==> flow/design.v <==
module add #(parameter width = 32 )
(
    input [width-1:0]a,
    input [width-1:0]b,
    output [width-1:0]c
);
    assign c=a+b;
endmodule
module mux2#(parameter width = 32)
(
    input [width-1:0]a,b,
    input sel,
    output [width-1:0]c
);
assign c = sel==0? a:b;
endmodule
module mux3#(parameter width = 32)
(
    input [width-1:0]a,b,c,
    input [1:0]sel,
    output reg[width-1:0]d
);
always@(*)
begin
    if(sel==2'b00)d=a;
    else if(sel==2'b01)d=b;
    else if(sel==2'b10)d=c;
    else d=0;
end
endmodule
`timescale 1ns / 1ps
module mux4#(parameter width = 32)
(
    input [width-1:0]a,b,c,d,
    input [1:0]sel,
    output reg[width-1:0]e
);
always@(*)
begin
    if(sel==2'b00)e=a;
    else if(sel==2'b01)e=b;
    else if(sel==2'b10)e=c;
    else e=d;
end
endmodule
`timescale 1ns / 1ps
module alu#(parameter WIDTH=32)
(
input [WIDTH-1:0]a,b,
input sel,
output wire[WIDTH-1:0]c,
output zero,
output less
    );
assign c= sel==0? a+b:a-b;
assign zero= c==0? 1:0;  
assign less= c[31]==1? 1:0;
endmodule
`timescale 1ns / 1ps
module Imm
#(parameter 
ADDI=7'b0010011,
ADD=7'b0110011,
SUB=7'b0110011,
AUIPC=7'b0010111,
JAL=7'b1101111,
JALR=7'b1100111,
BEQ=7'b1100011,
BLT=7'b1100011,
LW=7'b0000011,
SW=7'b0100011)
(
input[31:0]in,
output reg[31:0]data
    );
always@(*)
begin
    case(in[6:0])
    ADDI:begin if(~in[31])data={20'b0,in[31:20]};else data={20'b1111_1111_1111_1111_1111,in[31:20]};end
    AUIPC:data={in[31:12],12'b0};
    JAL:begin if(~in[31])data={11'b0,in[31],in[19:12],in[20],in[30:21],1'b0};else data={11'b1111_1111_111,in[31],in[19:12],in[20],in[30:21],1'b0};end
    JALR:begin if(~in[31])data={20'b0,in[31:20]};else data={20'b1111_1111_1111_1111_1111,in[31:20]};end
    BEQ:begin if(~in[31])data={19'b0,in[31],in[7],in[30:25],in[11:8],1'b0};else data={19'b1111_1111_1111_1111_111,in[31],in[7],in[30:25],in[11:8],1'b0};end 
    LW:begin if(~in[31])data={20'b0,in[31:20]};else data={20'b1111_1111_1111_1111_1111,in[31:20]};end
    SW:begin if(~in[31])data={20'b0,in[31:25],in[11:7]};else data={20'b1111_1111_1111_1111_1111,in[31:25],in[11:7]};end
    default:data=32'b0;
    endcase
end
endmodule
`timescale 1ns / 1ps
module control
#(parameter 
ADDI=7'b0010011,
ADD=7'b0110011,
JAL=7'b1101111,
BEQ=7'b1100011,
LW=7'b0000011,
SW=7'b0100011,
JALR=7'b1100111,
AUIPC=7'b0010111
)
(
input hit,
input [31:0]in,
output[31:0]ctrl
    );
reg MemWrite, MemRead, RegWrite;
reg ALUop;  
reg [1:0] RegSrc; 
reg ALUSrc; 
reg jal,beq,blt,jalr,ALUSrc0;
wire [6:0] opcode;
wire [2:0] funct3;
wire [6:0] funct7;
assign opcode=in[6:0];
assign funct3=in[14:12];
assign funct7=in[31:25];
always@(*)
begin
    case(in[6:0])
    ADDI:begin 
    MemWrite <= 0;
    MemRead <= 0; 
    RegWrite <= 1; 
    RegSrc <= 2;
    ALUSrc0 <= 0;
    ALUSrc <= 1;
    ALUop <= 0;
    jal <= 0;
    beq <= 0;
    blt <= 0;
    jalr <= 0;
    end
    ADD:begin 
    MemWrite <= 0;
    MemRead <= 0; 
    RegWrite <= 1; 
    RegSrc <= 2; 
    ALUSrc0 <= 0;
    ALUSrc <= 0;
    ALUop <= funct7==0? 0:1;
    jal <= 0;
    beq <= 0;
    blt <= 0;
    jalr <= 0;
    end
    JAL:begin
    MemWrite <= 0;
    MemRead <= 0;
    RegWrite <= 1;
    RegSrc <= 0; 
    ALUSrc0 <= 0;
    ALUSrc <= 1;
    ALUop <= 0;
    jal <= 1;
    beq <= 0;
    blt <= 0;
    jalr <= 0;
    end
    JALR:begin
    MemWrite <= 0;
    MemRead <= 0;
    RegWrite <= 1;
    RegSrc <= 0; 
    ALUSrc0 <= 0;
    ALUSrc <= 1;
    ALUop <= 0;
    jal <= 0;
    beq <= 0;
    blt <= 0;
    jalr <= 1;
    end
    BEQ:begin
    MemWrite <= 0;
    MemRead <= 0;
    RegWrite <= 0;
    RegSrc <= 0; 
    ALUSrc0 <= 0;
    ALUSrc <= 0;
    ALUop <= 1;
    jal <= 0;
    beq <= funct3==0? 1:0;
    blt <= funct3==0? 0:1;
    jalr <= 0;
    end
    LW:begin
    MemWrite <= 0;
    MemRead <= 1;
    RegWrite <= 1;
    RegSrc <= 1; 
    ALUSrc0 <= 0;
    ALUSrc <= 1;
    ALUop <= 0;
    jal <= 0;
    beq <= 0;
    blt <= 0;
    jalr <= 0;
    end
    SW:begin
    MemWrite <= 1;
    MemRead <= 0;
    RegWrite <= 0;
    RegSrc <= 0; 
    ALUSrc0 <= 0;
    ALUSrc <= 1;
    ALUop <= 0;
    jal <= 0;
    beq <= 0;
    blt <= 0;
    jalr <= 0;
    end
    AUIPC:begin
    MemWrite <= 0;
    MemRead <= 0; 
    RegWrite <= 1; 
    RegSrc <= 2;
    ALUSrc0 <= 1;
    ALUSrc <= 1;
    ALUop <= 0;
    jal <= 0;
    beq <= 0;
    blt <= 0;
    jalr <= 0;
    end
    default:begin 
    MemWrite <= 0;
    MemRead <= 0;
    RegWrite <= 0;
    RegSrc <= 0; 
    ALUSrc0 <= 0;
    ALUSrc <= 0;
    ALUop <= 0;
    jal <= 0;
    beq <= 0;
    blt <= 0;
    jalr <= 0;
    end
    endcase
end
assign ctrl={hit,3'b0,4'b0,4'b0,1'b0,RegWrite,RegSrc,2'b0,MemRead,MemWrite,blt,jalr,jal,beq,2'b0,ALUSrc0,ALUSrc,3'b0,ALUop};
endmodule
module register
#(parameter WIDTH=32)
(
input clk,we,
input [4:0]wa,ra0,ra1,ra2,
input [WIDTH-1:0]wd,
output [WIDTH-1:0]rd0,rd1,rd2
    );
reg [WIDTH-1:0] regfile[0:31];
assign rd0 = (ra0 == 0) ? 0 : ((we == 1) && (wa == ra0)) ? wd : regfile[ra0];
assign rd1 = (ra1 == 0) ? 0 : ((we == 1) && (wa == ra1)) ? wd : regfile[ra1];
assign rd2 = (ra2 == 0) ? 0 : ((we == 1) && (wa == ra2)) ? wd : regfile[ra2];
always@(posedge  clk) 
begin
    if(we && wa != 0) regfile[wa] <= wd;
end
endmodule
`timescale 1ns / 1ps
module SegmentRegister(
input[223:0]in,
input clk,rst,wr,arst,
output[31:0]ctrl,pc,pc4,a,b,ir,imm
    );
reg[223:0]out;
always@(posedge clk, posedge arst)
begin
    if(arst)out<=0;
    else if(rst)out<=0;
    else if(!wr)out<=in;
    else out<=out;
end
assign imm=out[31:0];
assign ir=out[63:32];
assign b=out[95:64];
assign a=out[127:96];
assign pc4=out[159:128];
assign pc=out[191:160];
assign ctrl=out[223:192];
endmodule
`timescale 1ns / 1ps
module PCregister(
input[31:0]a,
input clk,rst,wr,
output [31:0]b
    );
reg[31:0]PC;
always@(posedge clk,posedge rst)
begin
    if(rst)PC<=32'b0000_0000_0000_0000_0011_0000_0000_0000;
    else if(!wr)PC<=a;
end
assign b=PC;
endmodule
`timescale 1ns / 1ps
module Forwarding_Unit(
    input EX_MEM_RegWrite,
    input MEM_WB_RegWrite,
    input [4:0] ID_EX_RegRs1,
    input [4:0] ID_EX_RegRs2,
    input [4:0] EX_MEM_RegRd,
    input [4:0] MEM_WB_RegRd,
    output [1:0]ForwardA,
    output [1:0]ForwardB
    );
reg [1:0]Reg_ForwardA;
reg [1:0]Reg_ForwardB;
always@(*)
begin
    if(EX_MEM_RegWrite && (EX_MEM_RegRd != 0)
      && (EX_MEM_RegRd == ID_EX_RegRs1) )
       Reg_ForwardA <= 1;
    else if(MEM_WB_RegWrite && (MEM_WB_RegRd != 0)
      && (MEM_WB_RegRd == ID_EX_RegRs1)&&~(EX_MEM_RegWrite && (EX_MEM_RegRd!=0)&&(EX_MEM_RegRd==ID_EX_RegRs1)) )
       Reg_ForwardA <= 2;
    else 
       Reg_ForwardA <= 0;
end
always@(*)
begin
     if(EX_MEM_RegWrite && (EX_MEM_RegRd != 0)
      && (EX_MEM_RegRd == ID_EX_RegRs2) )
       Reg_ForwardB <= 1;
     else if(MEM_WB_RegWrite && (MEM_WB_RegRd != 0)
      && (MEM_WB_RegRd == ID_EX_RegRs2)&&~(EX_MEM_RegWrite && (EX_MEM_RegRd!=0)&&(EX_MEM_RegRd==ID_EX_RegRs2)) )
       Reg_ForwardB <= 2;
     else 
       Reg_ForwardB <= 0;
end
assign ForwardA = Reg_ForwardA;
assign ForwardB = Reg_ForwardB;
endmodule
`timescale 1ns / 1ps
module Hazard_Detection_Unit(
    input [4:0] IF_ID_RegRs1,
    input [4:0] IF_ID_RegRs2,
    input [4:0] ID_EX_RegRd,
    input ID_EX_MemRead,
    output reg stop,rst
    );
    always@(*)
    begin
    if(ID_EX_MemRead&&((IF_ID_RegRs1!=0&&IF_ID_RegRs1==ID_EX_RegRd)||(IF_ID_RegRs2!=0&&IF_ID_RegRs2==ID_EX_RegRd)))
    begin
    stop=1'b1;
    rst=1'b1;
    end
    else
    begin
    stop=1'b0;
    rst=1'b0;
    end
    end
endmodule
`timescale 1ns / 1ps
module BHT(
input clk,
input rst,
input [31:0] pc,
input [31:0] brpc_update,
input [31:0] prepc_update,
input is_br_jal,
input really,
output reg [31:0] pcout,
output hit);
reg [1:0] ptr;
reg [31:0] brpc[0:3];
reg [31:0] prepc[0:3];
reg [1:0] state[0:3];
integer i;
assign hit=((pc==brpc[0])&state[0][1])|((pc==brpc[1])&state[1][1])|((pc==brpc[2])&state[2][1])|((pc==brpc[3])&state[3][1]);
always@(*)
begin
   if((pc==brpc[0]) && state[0][1])
      pcout=prepc[0];
   else if((pc==brpc[1]) && state[1][1])
      pcout=prepc[1];
   else if((pc==brpc[2]) && state[2][1])
      pcout=prepc[2];
   else if((pc==brpc[3]) && state[3][1])
      pcout=prepc[3];
   else
      pcout=pc;
end
always@(posedge clk or posedge rst)
begin
   if(rst)
   begin
      ptr<=0;
      for(i=0;i<4;i=i+1)
      begin
         brpc[i]<=0;
         prepc[i]<=0;
         state[i]<=0;
      end
   end
   else if(is_br_jal)
   begin
      if(really)
      begin
         if(brpc_update==brpc[0])
         begin
            case(state[0])
            2'b00:state[0]<=2'b01;
            2'b01:state[0]<=2'b11;
            2'b10:state[0]<=2'b11;
            2'b11:state[0]<=2'b11;
            endcase
         end
         else if(brpc_update==brpc[1])
         begin
            case(state[1])
            2'b00:state[1]<=2'b01;
            2'b01:state[1]<=2'b11;
            2'b10:state[1]<=2'b11;
            2'b11:state[1]<=2'b11;
            endcase
         end
         else if(brpc_update==brpc[2])
         begin
            case(state[2])
            2'b00:state[2]<=2'b01;
            2'b01:state[2]<=2'b11;
            2'b10:state[2]<=2'b11;
            2'b11:state[2]<=2'b11;
            endcase
         end
         else if(brpc_update==brpc[3])
         begin
            case(state[3])
            2'b00:state[3]<=2'b01;
            2'b01:state[3]<=2'b11;
            2'b10:state[3]<=2'b11;
            2'b11:state[3]<=2'b11;
            endcase
         end
         else
         begin
            brpc[ptr]<=brpc_update;
            prepc[ptr]<=prepc_update;
            state[ptr]<=2'b01;
            ptr<=ptr+2'b1;
         end
      end
      else
      begin
         if(brpc_update==brpc[0])
         begin
            case(state[0])
            2'b00:state[0]<=2'b00;
            2'b01:state[0]<=2'b00;
            2'b10:state[0]<=2'b00;
            2'b11:state[0]<=2'b10;
            endcase
         end
         else if(brpc_update==brpc[1])
         begin
            case(state[1])
            2'b00:state[1]<=2'b00;
            2'b01:state[1]<=2'b00;
            2'b10:state[1]<=2'b00;
            2'b11:state[1]<=2'b10;
            endcase
         end
         else if(brpc_update==brpc[2])
         begin
            case(state[2])
            2'b00:state[2]<=2'b00;
            2'b01:state[2]<=2'b00;
            2'b10:state[2]<=2'b00;
            2'b11:state[2]<=2'b10;
            endcase
         end
         else if(brpc_update==brpc[3])
         begin
            case(state[3])
            2'b00:state[3]<=2'b00;
            2'b01:state[3]<=2'b00;
            2'b10:state[3]<=2'b00;
            2'b11:state[3]<=2'b10;
            endcase
         end
      end
   end
end
endmodule
`timescale 1ns / 1ps
module cache(
input clk,
input rst,
input [7:0]cpu_req_addr,
input cpu_req_rw,
input cpu_req_valid,
input [31:0]cpu_data_write,
output reg [31:0]cpu_data_read,
output reg cpu_ready,
output reg [7:0]mem_req_addr,
output reg mem_req_rw,
output reg mem_req_valid,
output reg [127:0]mem_data_write,
input [127:0]mem_data_read,
input mem_ready
);
parameter V = 133;
parameter D = 132;
parameter TagMSB = 131;
parameter TagLSB = 128;
parameter BlockMSB = 127;
parameter BlockLSB = 0 ;
parameter IDLE=0;
parameter CompareTag=1;
parameter Allocate=2;
parameter WriteBack=3;
parameter RST=4;
reg [133:0] cache_data[0:3];            
reg [2:0]state,next_state;
wire hit;
wire [1:0]cpu_req_index;
wire [3:0]cpu_req_tag;
wire [1:0]cpu_req_offset;
assign cpu_req_offset=cpu_req_addr[1:0];
assign cpu_req_index=cpu_req_addr[3:2];
assign cpu_req_tag=cpu_req_addr[7:4];
integer i;
always@(posedge clk,posedge rst)
if(rst)
begin
    state<=RST;
end
else
    state<=next_state;
always@(*)
case(state)
    RST:next_state=IDLE;
    IDLE:if(cpu_req_valid)
            next_state=CompareTag;
         else
            next_state=IDLE;
    CompareTag:if(hit)
                   next_state=IDLE;
               else if(cache_data[cpu_req_index][V:D]==2'b11)                
                   next_state=WriteBack;
               else 
                   next_state=Allocate;
    Allocate:if(mem_ready)
                   next_state=CompareTag;
             else
                   next_state=Allocate;
    WriteBack:if(mem_ready)
                   next_state=Allocate;
              else
                   next_state=WriteBack;
      default:next_state=IDLE;
endcase
assign hit = cache_data[cpu_req_index][V]&(cache_data[cpu_req_index][TagMSB:TagLSB]==cpu_req_tag)? 1:0;
always@(posedge clk,posedge rst)
if(rst)
begin
    cpu_ready<=1'b0;
    mem_req_valid<=1'b0;
end
else if(state==RST)
    ;
else if(state==IDLE)
    begin
    cpu_ready<=1'b0;
    mem_req_valid<=1'b0;
    end
else if(state==CompareTag)
    cpu_ready<=hit;
else if(state==Allocate)
    mem_req_valid<=~mem_ready;
else if(state==WriteBack)
    mem_req_valid<=~mem_ready;
else
begin
    cpu_ready<=1'b0;
    mem_req_valid<=1'b0;
end
always@(posedge clk)
if(state==RST)
    for(i=0;i<4;i=i+1)
        cache_data[i]<=0; 
else if(state==CompareTag)
    if(hit)
        if(cpu_req_rw==1'b0)               
        begin
            cpu_data_read<=cache_data[cpu_req_index][cpu_req_offset*32 +:32];
        end
        else                                
        begin
            cache_data[cpu_req_index][cpu_req_offset*32 +:32]=cpu_data_write;
            cache_data[cpu_req_index][D]=1'b1;
        end
    else
        ;
else if(state==Allocate)                  
    if(!mem_ready)
    begin
        mem_req_addr<={cpu_req_addr[7:2],2'b00};
        mem_req_rw<=1'b0;
    end
    else
    begin
        cache_data[cpu_req_index][BlockMSB:BlockLSB]<=mem_data_read;
        cache_data[cpu_req_index][V:D]<=2'b10;
        cache_data[cpu_req_index][TagMSB:TagLSB]<=cpu_req_tag;
    end
else if(state==WriteBack)                           
    if(!mem_ready)
    begin
        mem_req_addr<={cache_data[cpu_req_index][TagMSB:TagLSB],cpu_req_index,2'b00};
        mem_req_rw<=1'b1;
        mem_data_write<=cache_data[cpu_req_index][BlockMSB:BlockLSB];
    end
endmodule
`timescale 1ns / 1ps
module MMU
#(
parameter WriteMiss=0,
parameter WriteHit=1,
parameter ReadHit=2,
parameter ReadMiss=3,
parameter WriteDirtyMiss=4,
parameter ReadDirtyMiss=5
)
(
input [7:0]a,
input [31:0]d,
input clk,
input we,
output [31:0]spo,
input re,
output stop,
input rst,
output [7:0]mem_req_addr,
output mem_req_rw,
output mem_req_valid,
output [127:0]mem_data_write,
input [127:0]mem_data_read,
input mem_ready
    );
wire [31:0]cpu_data_read;
wire cpu_ready;
wire cpu_req_valid;
assign spo = cpu_data_read;
assign cpu_req_valid = (re|we)&~cpu_ready;
assign stop = ~cpu_ready&(re|we);
cache cache(.clk(clk),
.rst(rst),
.cpu_req_addr(a),
.cpu_req_rw(we),
.cpu_req_valid(cpu_req_valid),
.cpu_data_write(d),
.cpu_data_read(cpu_data_read),
.cpu_ready(cpu_ready),
.mem_req_addr(mem_req_addr),
.mem_req_rw(mem_req_rw),
.mem_req_valid(mem_req_valid),
.mem_data_write(mem_data_write),
.mem_data_read(mem_data_read),
.mem_ready(mem_ready));
endmodule
`timescale 1ns / 1ps
module  cpu_pl (
  input clk,
  input rst,
  output [7:0] imem_addr,
  input [31:0] imem_data,
  output [7:0] mem_req_addr,
  output mem_req_rw,
  output mem_req_valid,
  output [127:0] mem_data_write,
  input [127:0] mem_data_read,
  input mem_ready,
  output [7:0] io_addr,
  output [31:0] io_dout,
  output io_we,
  input [31:0] io_din
);
wire [31:0] pc, pcd, ir, pcin, pce, a, b, imm, ctrl, y, bm, ctrlm, yw, mdr, ctrlw;
wire [4:0] rd, rdm, rdw;
wire wait_stop; 
wire [31:0]hit_nouse0,nouse1,nouse2,nouse3,nouse4,nouse5,nouse6;
wire [31:0]ir0,pc4;
wire [31:0]pcsrc; 
reg [1:0]pcsel;
wire stop,rst_IF_ID;
wire[31:0]pc4d;
wire [31:0]brpc_update,prepc_update,pcout,pcin0,pc_error0,pc_error1,pc_jalr;
wire is_br_jal;
wire really,hit;
BHT BHT_jump(clk,rst,pc,brpc_update,prepc_update,is_br_jal,really,pcout,hit);
assign brpc_update = pce;
assign prepc_update = pcsrc;
assign is_br_jal = ctrl[8]|ctrl[9]|ctrl[11];
mux2 pcmux(pc4,pcout,hit,pcin0);
mux4 pcmux1(pcin0,pc_error0,pc_error1,pc_jalr,pcsel,pcin);
PCregister PC(pcin,clk,rst,stop|wait_stop,pc);
add pcadd(pc,32'b0100,pc4);
assign imem_addr = pc[9:2];
assign ir0 = imem_data;
SegmentRegister IF_ID({hit,31'b0,pc,pc4,32'b0,32'b0,ir0,32'b0},clk,rst_IF_ID,stop|wait_stop,rst,hit_nouse0,pcd,pc4d,nouse1,nouse2,ir,nouse3);
wire RegWrite,rst_ID_EX,rst_ID_EX0,rst_ID_EX1;
wire [31:0]wd,rd1,rd2,immd,ctrld,pc4e,ire;
wire [31:0]rs2_or_imm,alunum1,alunum2,aluresult,irm,irw,rs1_or_pc;
wire [31:0]rf_nouse;
register registerfile(clk,RegWrite,rdw,5'b0,ir[19:15],ir[24:20],wd,rf_nouse,rd1,rd2);
Imm Immnumber(ir,immd);
control Control(hit_nouse0[31],ir,ctrld);
SegmentRegister ID_EX(wait_stop ? {ctrl,pce,pc4e,alunum1,alunum2,ire,imm} : {ctrld,pcd,pc4d,rd1,rd2,ir,immd},
    clk,rst_ID_EX,1'b0,rst,ctrl,pce,pc4e,a,b,ire,imm);
assign rd=ire[11:7];
Hazard_Detection_Unit Hazard_Detection(ir[19:15],ir[24:20],ire[11:7],ctrl[13],stop,rst_ID_EX0);
wire [1:0]afwd,bfwd;
wire zero,less;
wire [31:0]pc4m;
wire jalr;
mux2 rd2_imm(alunum2,imm,ctrl[4],rs2_or_imm);
add addar(pce,imm,pcsrc);
mux3 fwda(a,y,wd,afwd,alunum1);
mux3 fwdb(b,y,wd,bfwd,alunum2);
mux2 rs1_pc(alunum1,pce,ctrl[5],rs1_or_pc);
Forwarding_Unit forwarding_unit(ctrlm[18],ctrlw[18],ire[19:15],ire[24:20],irm[11:7],irw[11:7],afwd,bfwd);
alu ALU(rs1_or_pc,rs2_or_imm,ctrl[0],aluresult,zero,less);
assign rst_ID_EX1 = ((really&~ctrl[31])|(~really&ctrl[31])|jalr);
assign rst_ID_EX = (rst_ID_EX0|rst_ID_EX1)&(~wait_stop);
assign rst_IF_ID = ((really&~ctrl[31])|(~really&ctrl[31])|jalr)&(~wait_stop);
assign jalr = ctrl[10];
assign pc_jalr = aluresult;
assign pc_error0 = pc4e;
assign pc_error1 = pcsrc;
always@(*)
begin
    if(jalr)
    pcsel<=2'b11;
    else if(~really&ctrl[31])
    pcsel<= 2'b01;
    else if(really&~ctrl[31])
    pcsel <= 2'b10;
    else
    pcsel <= 2'b00;
end
assign really = (zero&ctrl[8])|ctrl[9]|(ctrl[11]&less);
SegmentRegister EX_MEM({ctrl,32'b0,pc4e,aluresult,alunum2,ire,32'b0},clk,1'b0,wait_stop,rst,ctrlm,nouse4,pc4m,y,bm,irm,nouse5);
assign rdm=irm[11:7];
wire [31:0]lw_data,pc4w,bmw;
wire mem_write;
assign mem_write=ctrlm[12]&~y[10];
MMU Dmmu(.a(y[9:2]),.d(bm),.clk(clk),.we(mem_write),.spo(lw_data),.re(ctrlm[13]&~y[10]),.stop(wait_stop),.rst(rst),
    .mem_req_addr(mem_req_addr),.mem_req_rw(mem_req_rw),.mem_req_valid(mem_req_valid),
    .mem_data_write(mem_data_write),.mem_data_read(mem_data_read),.mem_ready(mem_ready));
SegmentRegister MEM_WB({ctrlm,bm,pc4m,lw_data,y,irm,32'b0},clk,wait_stop,1'b0,rst,ctrlw,bmw,pc4w,mdr,yw,irw,nouse6);
assign rdw=irw[11:7];
wire [31:0]wrdata;
mux2 mdr_or_io(mdr,io_din,yw[10],wrdata);
mux3 rfwd(pc4w,wrdata,yw,ctrlw[17:16],wd);
assign RegWrite=ctrlw[18];
assign io_addr=yw[7:0];
assign io_dout=bmw;
assign io_we=yw[10]&ctrlw[12];
endmodule
Hand-over note for cpu_pl

Reports on cpu_pl
Each step is given for the RTL above and for the edited RTL.
Lines under "orig" count in the file above, lines under "edited" in the edited file.
"delta" is "edited" less "orig", of the values as shown.
Operators carry their Yosys type and port widths (W data, S select, Z words).
Cell names lack the library's common part.
{ "design": {"design": "cpu_pl", "clock": "clk", "lib": "sky130hd", "corner": "tt_025C_1v80"} }

Diff
Unified diff, file above to edited file.
The edit is scripted: it alters the design's behaviour and was not made to optimise anything.
begin of diff
@@ -722,5 +722,6 @@
 mux3 fwdb(b,y,wd,bfwd,alunum2);
 mux2 rs1_pc(alunum1,pce,ctrl[5],rs1_or_pc);
-Forwarding_Unit forwarding_unit(ctrlm[18],ctrlw[18],ire[19:15],ire[24:20],irm[11:7],irw[11:7],afwd,bfwd);
+assign afwd = 0;
+assign bfwd = 0;
 alu ALU(rs1_or_pc,rs2_or_imm,ctrl[0],aluresult,zero,less);
 assign rst_ID_EX1 = ((really&~ctrl[31])|(~really&ctrl[31])|jalr);
end of diff

After elaboration
Yosys after proc, flatten, opt, wreduce and memory -nomap, before mapping. Print and check cells are not counted. Equal cells are merged and count once.
Yosys's memory passes give these memory sizes; they may raise the number of words (mostly to a power of two), join words into wider ones and drop unused or constant bits.
{ "classes": {"columns": ["element", "orig", "edited", "delta"], "rows": [
  ["compare", 0, 0, 0],
  ["n_mul", 0, 0, 0],
  ["add_sub_neg", 6, 6, 0],
  ["n_eq", 76, 68, -8],
  ["logic", 53, 51, -2],
  ["shift", 3, 3, 0],
  ["mux", 206, 196, -10],
  ["reduce_logical", 88, 78, -10],
  ["div_mod_pow", 0, 0, 0]
]} }
{ "ops": {"columns": ["operator", "orig", "edited", "delta"], "rows": [
  ["$logic_and A1 B1 Y1", 17, 10, -7],
  ["$mux W32", 30, 24, -6],
  ["$mux W2", 59, 55, -4],
  ["$eq A5 B5 Y1", 8, 4, -4],
  ["$eq A2 B2 Y1 const B", 17, 15, -2],
  ["$not A1 Y1", 17, 15, -2],
  ["$eq A2 B1 Y1 const B", 10, 8, -2],
  ["$logic_not A2 Y1", 10, 8, -2],
  ["$reduce_bool A5 Y1", 4, 3, -1]
]} }
Operator kinds equal on both sides are left out: 54.
{ "word_totals": {"columns": ["element", "orig", "edited", "delta"], "rows": [
  ["memories", 1, 1, 0],
  ["elab_cells", 463, 432, -31],
  ["clocked_rd_ports_x_width", 0, 0, 0],
  ["romBits", 0, 0, 0],
  ["latchBits", 0, 0, 0],
  ["reg_bits", 1814, 1814, 0],
  ["ram_bits", 1024, 1024, 0],
  ["out_inout_bits", 187, 187, 0],
  ["inputBits", 195, 195, 0]
]} }
{ "memory_table": {"columns": ["element", "orig", "edited"], "rows": [
  ["memory_list", "registerfile.regfile 32 x 32 bit 2R1W", "registerfile.regfile 32 x 32 bit 2R1W"]
]} }

Depth
Longest topological path by Yosys (ltp), each cell counted once; first at word level (registers and memories cut), then after technology mapping (sequential cells cut; the memories' decode and read muxes count).
{ "depth": {"columns": ["element", "orig", "edited", "delta"], "rows": [
  ["ltp_word", 27, 16, -11],
  ["abc_area", "0", "0", null],
  ["depth_mapped", 42, 37, -5],
  ["depth_no_buf", 35, 30, -5]
]} }

After synthesis
Yosys stat after the flow's synthesis: flattened, memories mapped to cells. It holds for the ABC_AREA given above (unset counts as 0); a run with the other value may have another netlist.
{ "mapped": {"columns": ["element", "orig", "edited", "delta"], "rows": [
  ["sequential_area_mm2", 0.0671932, 0.066943, -0.0002502],
  ["flip_flops", 2554, 2544, -10],
  ["area_mm2", 0.1219807, 0.1202028, -0.0017779],
  ["cells", 9677, 9451, -226]
]} }
{ "by_type": {"columns": ["cell", "orig", "edited", "delta"], "rows": [
  ["nor2_1", 633, 479, -154],
  ["o21ai_0", 809, 673, -136],
  ["o2bb2ai_1", 128, 0, -128],
  ["inv_1", 84, 208, 124],
  ["mux2_1", 118, 2, -116],
  ["o22ai_1", 42, 146, 104],
  ["nand2_1", 1040, 1133, 93],
  ["mux2_2", 187, 252, 65],
  ["a32o_1", 2, 66, 64],
  ["a21oi_1", 775, 717, -58],
  ["mux2_4", 1, 49, 48],
  ["buf_1", 137, 109, -28],
  ["mux2i_1", 194, 168, -26],
  ["a211oi_1", 39, 64, 25],
  ["a22o_1", 173, 155, -18],
  ["xnor2_1", 241, 227, -14],
  ["clkbuf_1", 584, 597, 13],
  ["a221o_1", 1, 13, 12]
]} }
Cell types equal on both sides are left out: 14.
The list need not be complete.
The figures by module come from a second, unflattened synthesis with its own total; it is not the netlist above.
{ "hier_totals": {"columns": ["element", "orig", "edited", "delta"], "rows": [
  ["cells_unflattened", 12357, 12050, -307],
  ["hier_area_mm2", 0.1574735, 0.1570456, -0.0004279]
]} }
Rows give one instance, submodules left out.
{ "modules_orig": {"columns": ["mod", "instances", "n_cells", "mod_area_mm2"], "rows": [
  ["register", 1, 3405, 0.0565292],
  ["SegmentRegister", 4, 723, 0.0091087],
  ["cache", 1, 3010, 0.0312375],
  ["BHT", 1, 1246, 0.0162118],
  ["add", 2, 241, 0.0017442],
  ["cpu_pl", 1, 267, 0.002914],
  ["alu", 1, 380, 0.0026037],
  ["mux3", 3, 77, 0.000787],
  ["mux2", 4, 36, 0.0005443],
  ["PCregister", 1, 69, 0.0013513],
  ["mux4", 1, 39, 0.0008145],
  ["Imm", 1, 74, 0.0005042],
  ["control", 1, 63, 0.0004229],
  ["Forwarding_Unit", 1, 34, 0.0002577]
]} }
orig: Modules not listed: 2.
{ "modules_edited": {"columns": ["mod", "instances", "n_cells", "mod_area_mm2"], "rows": [
  ["register", 1, 3388, 0.0564842],
  ["SegmentRegister", 4, 723, 0.0091087],
  ["cache", 1, 2754, 0.0311123],
  ["BHT", 1, 1246, 0.0162118],
  ["add", 2, 241, 0.0017442],
  ["cpu_pl", 1, 267, 0.002914],
  ["alu", 1, 380, 0.0026037],
  ["mux3", 3, 77, 0.000787],
  ["mux2", 4, 36, 0.0005443],
  ["PCregister", 1, 69, 0.0013513],
  ["mux4", 1, 39, 0.0008145],
  ["Imm", 1, 74, 0.0005042],
  ["control", 1, 63, 0.0004229],
  ["Hazard_Detection_Unit", 1, 20, 0.0001551],
  ["MMU", 1, 1, 0.00001]
]} }

Timing after synthesis
Source: OpenSTA report_checks on the synthesized netlist (no wires, ideal clock, input and output delay 20% of the period each), path of least setup slack; recovery checks are left aside. Register names are those of the netlist, which keeps one name where synthesis merged equal registers.
{ "synth_path": {"columns": ["element", "orig", "edited", "delta"], "rows": [
  ["path_kind", "in2reg", "in2reg", null],
  ["from", "in mem_ready", "in mem_ready", null],
  ["to", "reg Dmmu.cache.mem_data_write[0]", "reg Dmmu.cache.mem_data_write[0]", null],
  ["delay_ps", 13125, 13115, -10],
  ["n_path_buf", 0, 0, 0],
  ["slack_ps", -5526, -5515, 11],
  ["t_first_pin_ps", 1900, 1900, 0],
  ["arrival_ps", 14096, 14086, -10],
  ["period_ps", 9500, 9500, 0],
  ["setup_ps", 929, 929, 0],
  ["required_time_ps", 8571, 8571, 0],
  ["path_stages", 2, 2, 0],
  ["input_delay_ps", 1900, 1900, 0],
  ["period_less_setup_slack_ps", 15026, 15015, -11]
]} }
"delay_ps" = arrival - input delay + setup time.
"path_stages" counts driving pins, that of a launching flip-flop among them; a cell with two outputs on the path counts twice.
"period_less_setup_slack_ps" is the clock period less the worst setup slack; recovery checks do not enter. This is arithmetic on one report: input and output delays are still those of the set period (20% each).
The rows between start and end are the longest chain of elaborated cells between them; the timing report does not say that the signal goes this way. Where chains are equally long, one stands for them.
Each line given opens the expression or statement behind the cell; cells for indexed reads and writes are added by Yosys, which also makes memories of some case tables.
{ "synth_via_orig": {"cell_sequence": "nand2b_1 > nor4_1", "elab_chain_len": 2} }
{ "synth_rtl_orig": {"columns": ["element", "line", "rtl"], "rows": [
  ["start, declared", 675, "input mem_ready,"],
  ["$not A1 Y1", null, null],
  ["$reduce_and A5 Y1", null, null],
  ["end, assigned", 614, "mem_data_write<=cache_data[cpu_req_index][BlockMSB:BlockLSB];"],
  ["end, declared", 500, "output reg [127:0]mem_data_write,"]
]} }
{ "synth_via_edited": {"cell_sequence": "nand2b_1 > nor4_1", "elab_chain_len": 2} }
{ "synth_rtl_edited": {"columns": ["element", "line", "rtl"], "rows": [
  ["start, declared", 675, "input mem_ready,"],
  ["$not A1 Y1", null, null],
  ["$reduce_and A5 Y1", null, null],
  ["end, assigned", 614, "mem_data_write<=cache_data[cpu_req_index][BlockMSB:BlockLSB];"],
  ["end, declared", 500, "output reg [127:0]mem_data_write,"]
]} }

Path in the finished layout
From the final timing report of the runs of set A: the path of least setup slack in the routed layout; clock arrival at registers is part of the times.
The report prints the path's times to 10 ps; the period is as set.
{ "layout_path": {"columns": ["element", "orig", "edited", "delta"], "rows": [
  ["path_kind", "reg2reg", "reg2reg", null],
  ["from", "reg MEM_WB.out[42]", "reg ID_EX.out[196]", null],
  ["to", "reg PC.PC[8]", "reg ID_EX.out[31]", null],
  ["slack_ps", 630, 1210, 580],
  ["setup_ps", 80, 90, 10],
  ["n_path_buf", 4, 0, -4],
  ["period_ps", 9500, 9500, 0],
  ["required_time_ps", 10330, 10260, -70],
  ["t_first_pin_ps", 900, 850, -50],
  ["arrival_ps", 9700, 9050, -650],
  ["path_stages", 33, 28, -5]
]} }
The rows between start and end are the longest chain of elaborated cells between them; the timing report does not say that the signal goes this way. Where chains are equally long, one stands for them.
A register here has more assigning lines than the two given.
{ "layout_via_orig": {"cell_sequence": "dfrtp_1 > or3_1 > o311ai_4 > nor2_4 > nor3_1 > o31ai_1 > o32ai_1 > buf_4 > nor4b_1 > buf_4 > buf_4 > a21o_1 > and2_1 > xnor2_1 > ha_1 > nand2_1 > a21oi_1 > nand2b_1 > nor4_1 > a2111oi_0 > a2111o_1 > nor4_1 > buf_4 > o2111a_1 > a41oi_1 > mux2_4 > ha_1 > or3_1 > or2_2 > o32a_1 > o221ai_1 > nand2_1 > o21ai_0", "elab_chain_len": 26} }
{ "layout_rtl_orig": {"columns": ["element", "line", "rtl"], "rows": [
  ["start, declared", 265, "reg[223:0]out;"],
  ["start, assigned", 270, "else if(!wr)out<=in;"],
  ["start, assigned", 271, "else out<=out;"],
  ["$reduce_bool A5 Y1", 313, "else if(MEM_WB_RegWrite && (MEM_WB_RegRd != 0)"],
  ["$logic_and A1 B1 Y1 x3", 313, null],
  ["$mux W2", 313, null],
  ["$mux W2", 310, "if(EX_MEM_RegWrite && (EX_MEM_RegRd != 0)"],
  ["$eq A2 B2 Y1", 27, "else if(sel==2'b10)d=c;"],
  ["$mux W32", 27, null],
  ["$mux W32", 26, "else if(sel==2'b01)d=b;"],
  ["[10 not listed]", null, null],
  ["$mux W2", 739, "else if(really&~ctrl[31])"],
  ["$mux W2", 737, "else if(~really&ctrl[31])"],
  ["$mux W2", 735, "if(jalr)"],
  ["$eq A2 B2 Y1", 42, "else if(sel==2'b10)e=c;"],
  ["$mux W32", 42, null],
  ["$mux W32", 41, "else if(sel==2'b01)e=b;"],
  ["$mux W32", 40, "if(sel==2'b00)e=a;"],
  ["end, assigned", 290, "if(rst)PC<=32'b0000_0000_0000_0000_0011_0000_0000_0000;"],
  ["end, assigned", 291, "else if(!wr)PC<=a;"],
  ["end, declared", 287, "reg[31:0]PC;"]
]} }
{ "layout_via_edited": {"cell_sequence": "dfrtp_2 > mux2i_1 > ha_1 > nand2_1 > nor4b_1 > nor2b_1 > nor2b_1 > nand2_1 > nor3_1 > a21oi_1 > xor2_1 > ha_1 > and3_1 > nand3_1 > nor2_1 > a21oi_1 > o311ai_2 > a2111oi_1 > nor2_1 > a41oi_1 > o21a_1 > inv_2 > ha_1 > nand3_1 > or3_1 > nor2_1 > nor2_1 > o21ai_0", "elab_chain_len": 15} }
{ "layout_rtl_edited": {"columns": ["element", "line", "rtl"], "rows": [
  ["start, declared", 265, "reg[223:0]out;"],
  ["start, assigned", 270, "else if(!wr)out<=in;"],
  ["start, assigned", 271, "else out<=out;"],
  ["$mux W32", 15, "assign c = sel==0? a:b;"],
  ["$add A32 B32 Y32", 55, "assign c= sel==0? a+b:a-b;"],
  ["$mux W32", 55, null],
  ["$logic_not A32 Y1", 56, "assign zero= c==0? 1:0;"],
  ["$mux W1", 56, null],
  ["$and A1 B1 Y1", 745, "assign really = (zero&ctrl[8])|ctrl[9]|(ctrl[11]&less);"],
  ["$or A1 B1 Y1 x2", 745, null],
  ["$not A1 Y1", 727, "assign rst_ID_EX1 = ((really&~ctrl[31])|(~really&ctrl[31])|jalr);"],
  ["$and A1 B1 Y1", 727, null],
  ["$or A1 B1 Y1 x2", 727, null],
  ["$or A1 B1 Y1", 728, "assign rst_ID_EX = (rst_ID_EX0|rst_ID_EX1)&(~wait_stop);"],
  ["$and A1 B1 Y1", 728, null],
  ["$mux W224", 269, "else if(rst)out<=0;"],
  ["end, assigned", 270, null],
  ["end, assigned", 271, null],
  ["end, declared", 265, null]
]} }

Measured runs
Runs of the flow (Yosys, OpenROAD) on both versions; the two runs of a pair have the same settings. The constraints put input and output delay at 20% of the set period each and load the outputs with 0.01 pF.
{ "flow_settings_set_A": {"CORE_UTILIZATION": 40, "period_ns": 9.5, "CAP_MARGIN": 20, "CORE_MARGIN": 2, "SLEW_MARGIN": 20} }
{ "results_set_A": {"columns": ["element", "orig", "edited", "delta"], "rows": [
  ["worstSetupSlack_ps", 627, 1213, 586],
  ["final_util_pct", 46.7, 45.8, -0.9],
  ["total_die_area_mm2", 0.309386, 0.304908, -0.004478],
  ["ys_area_mm2", 0.1219807, 0.1202028, -0.0017779],
  ["timing.setup.tns_ps", 0, 0, 0],
  ["timing.hold.ws_ps", 449, 388, -61]
]} }

End of note.
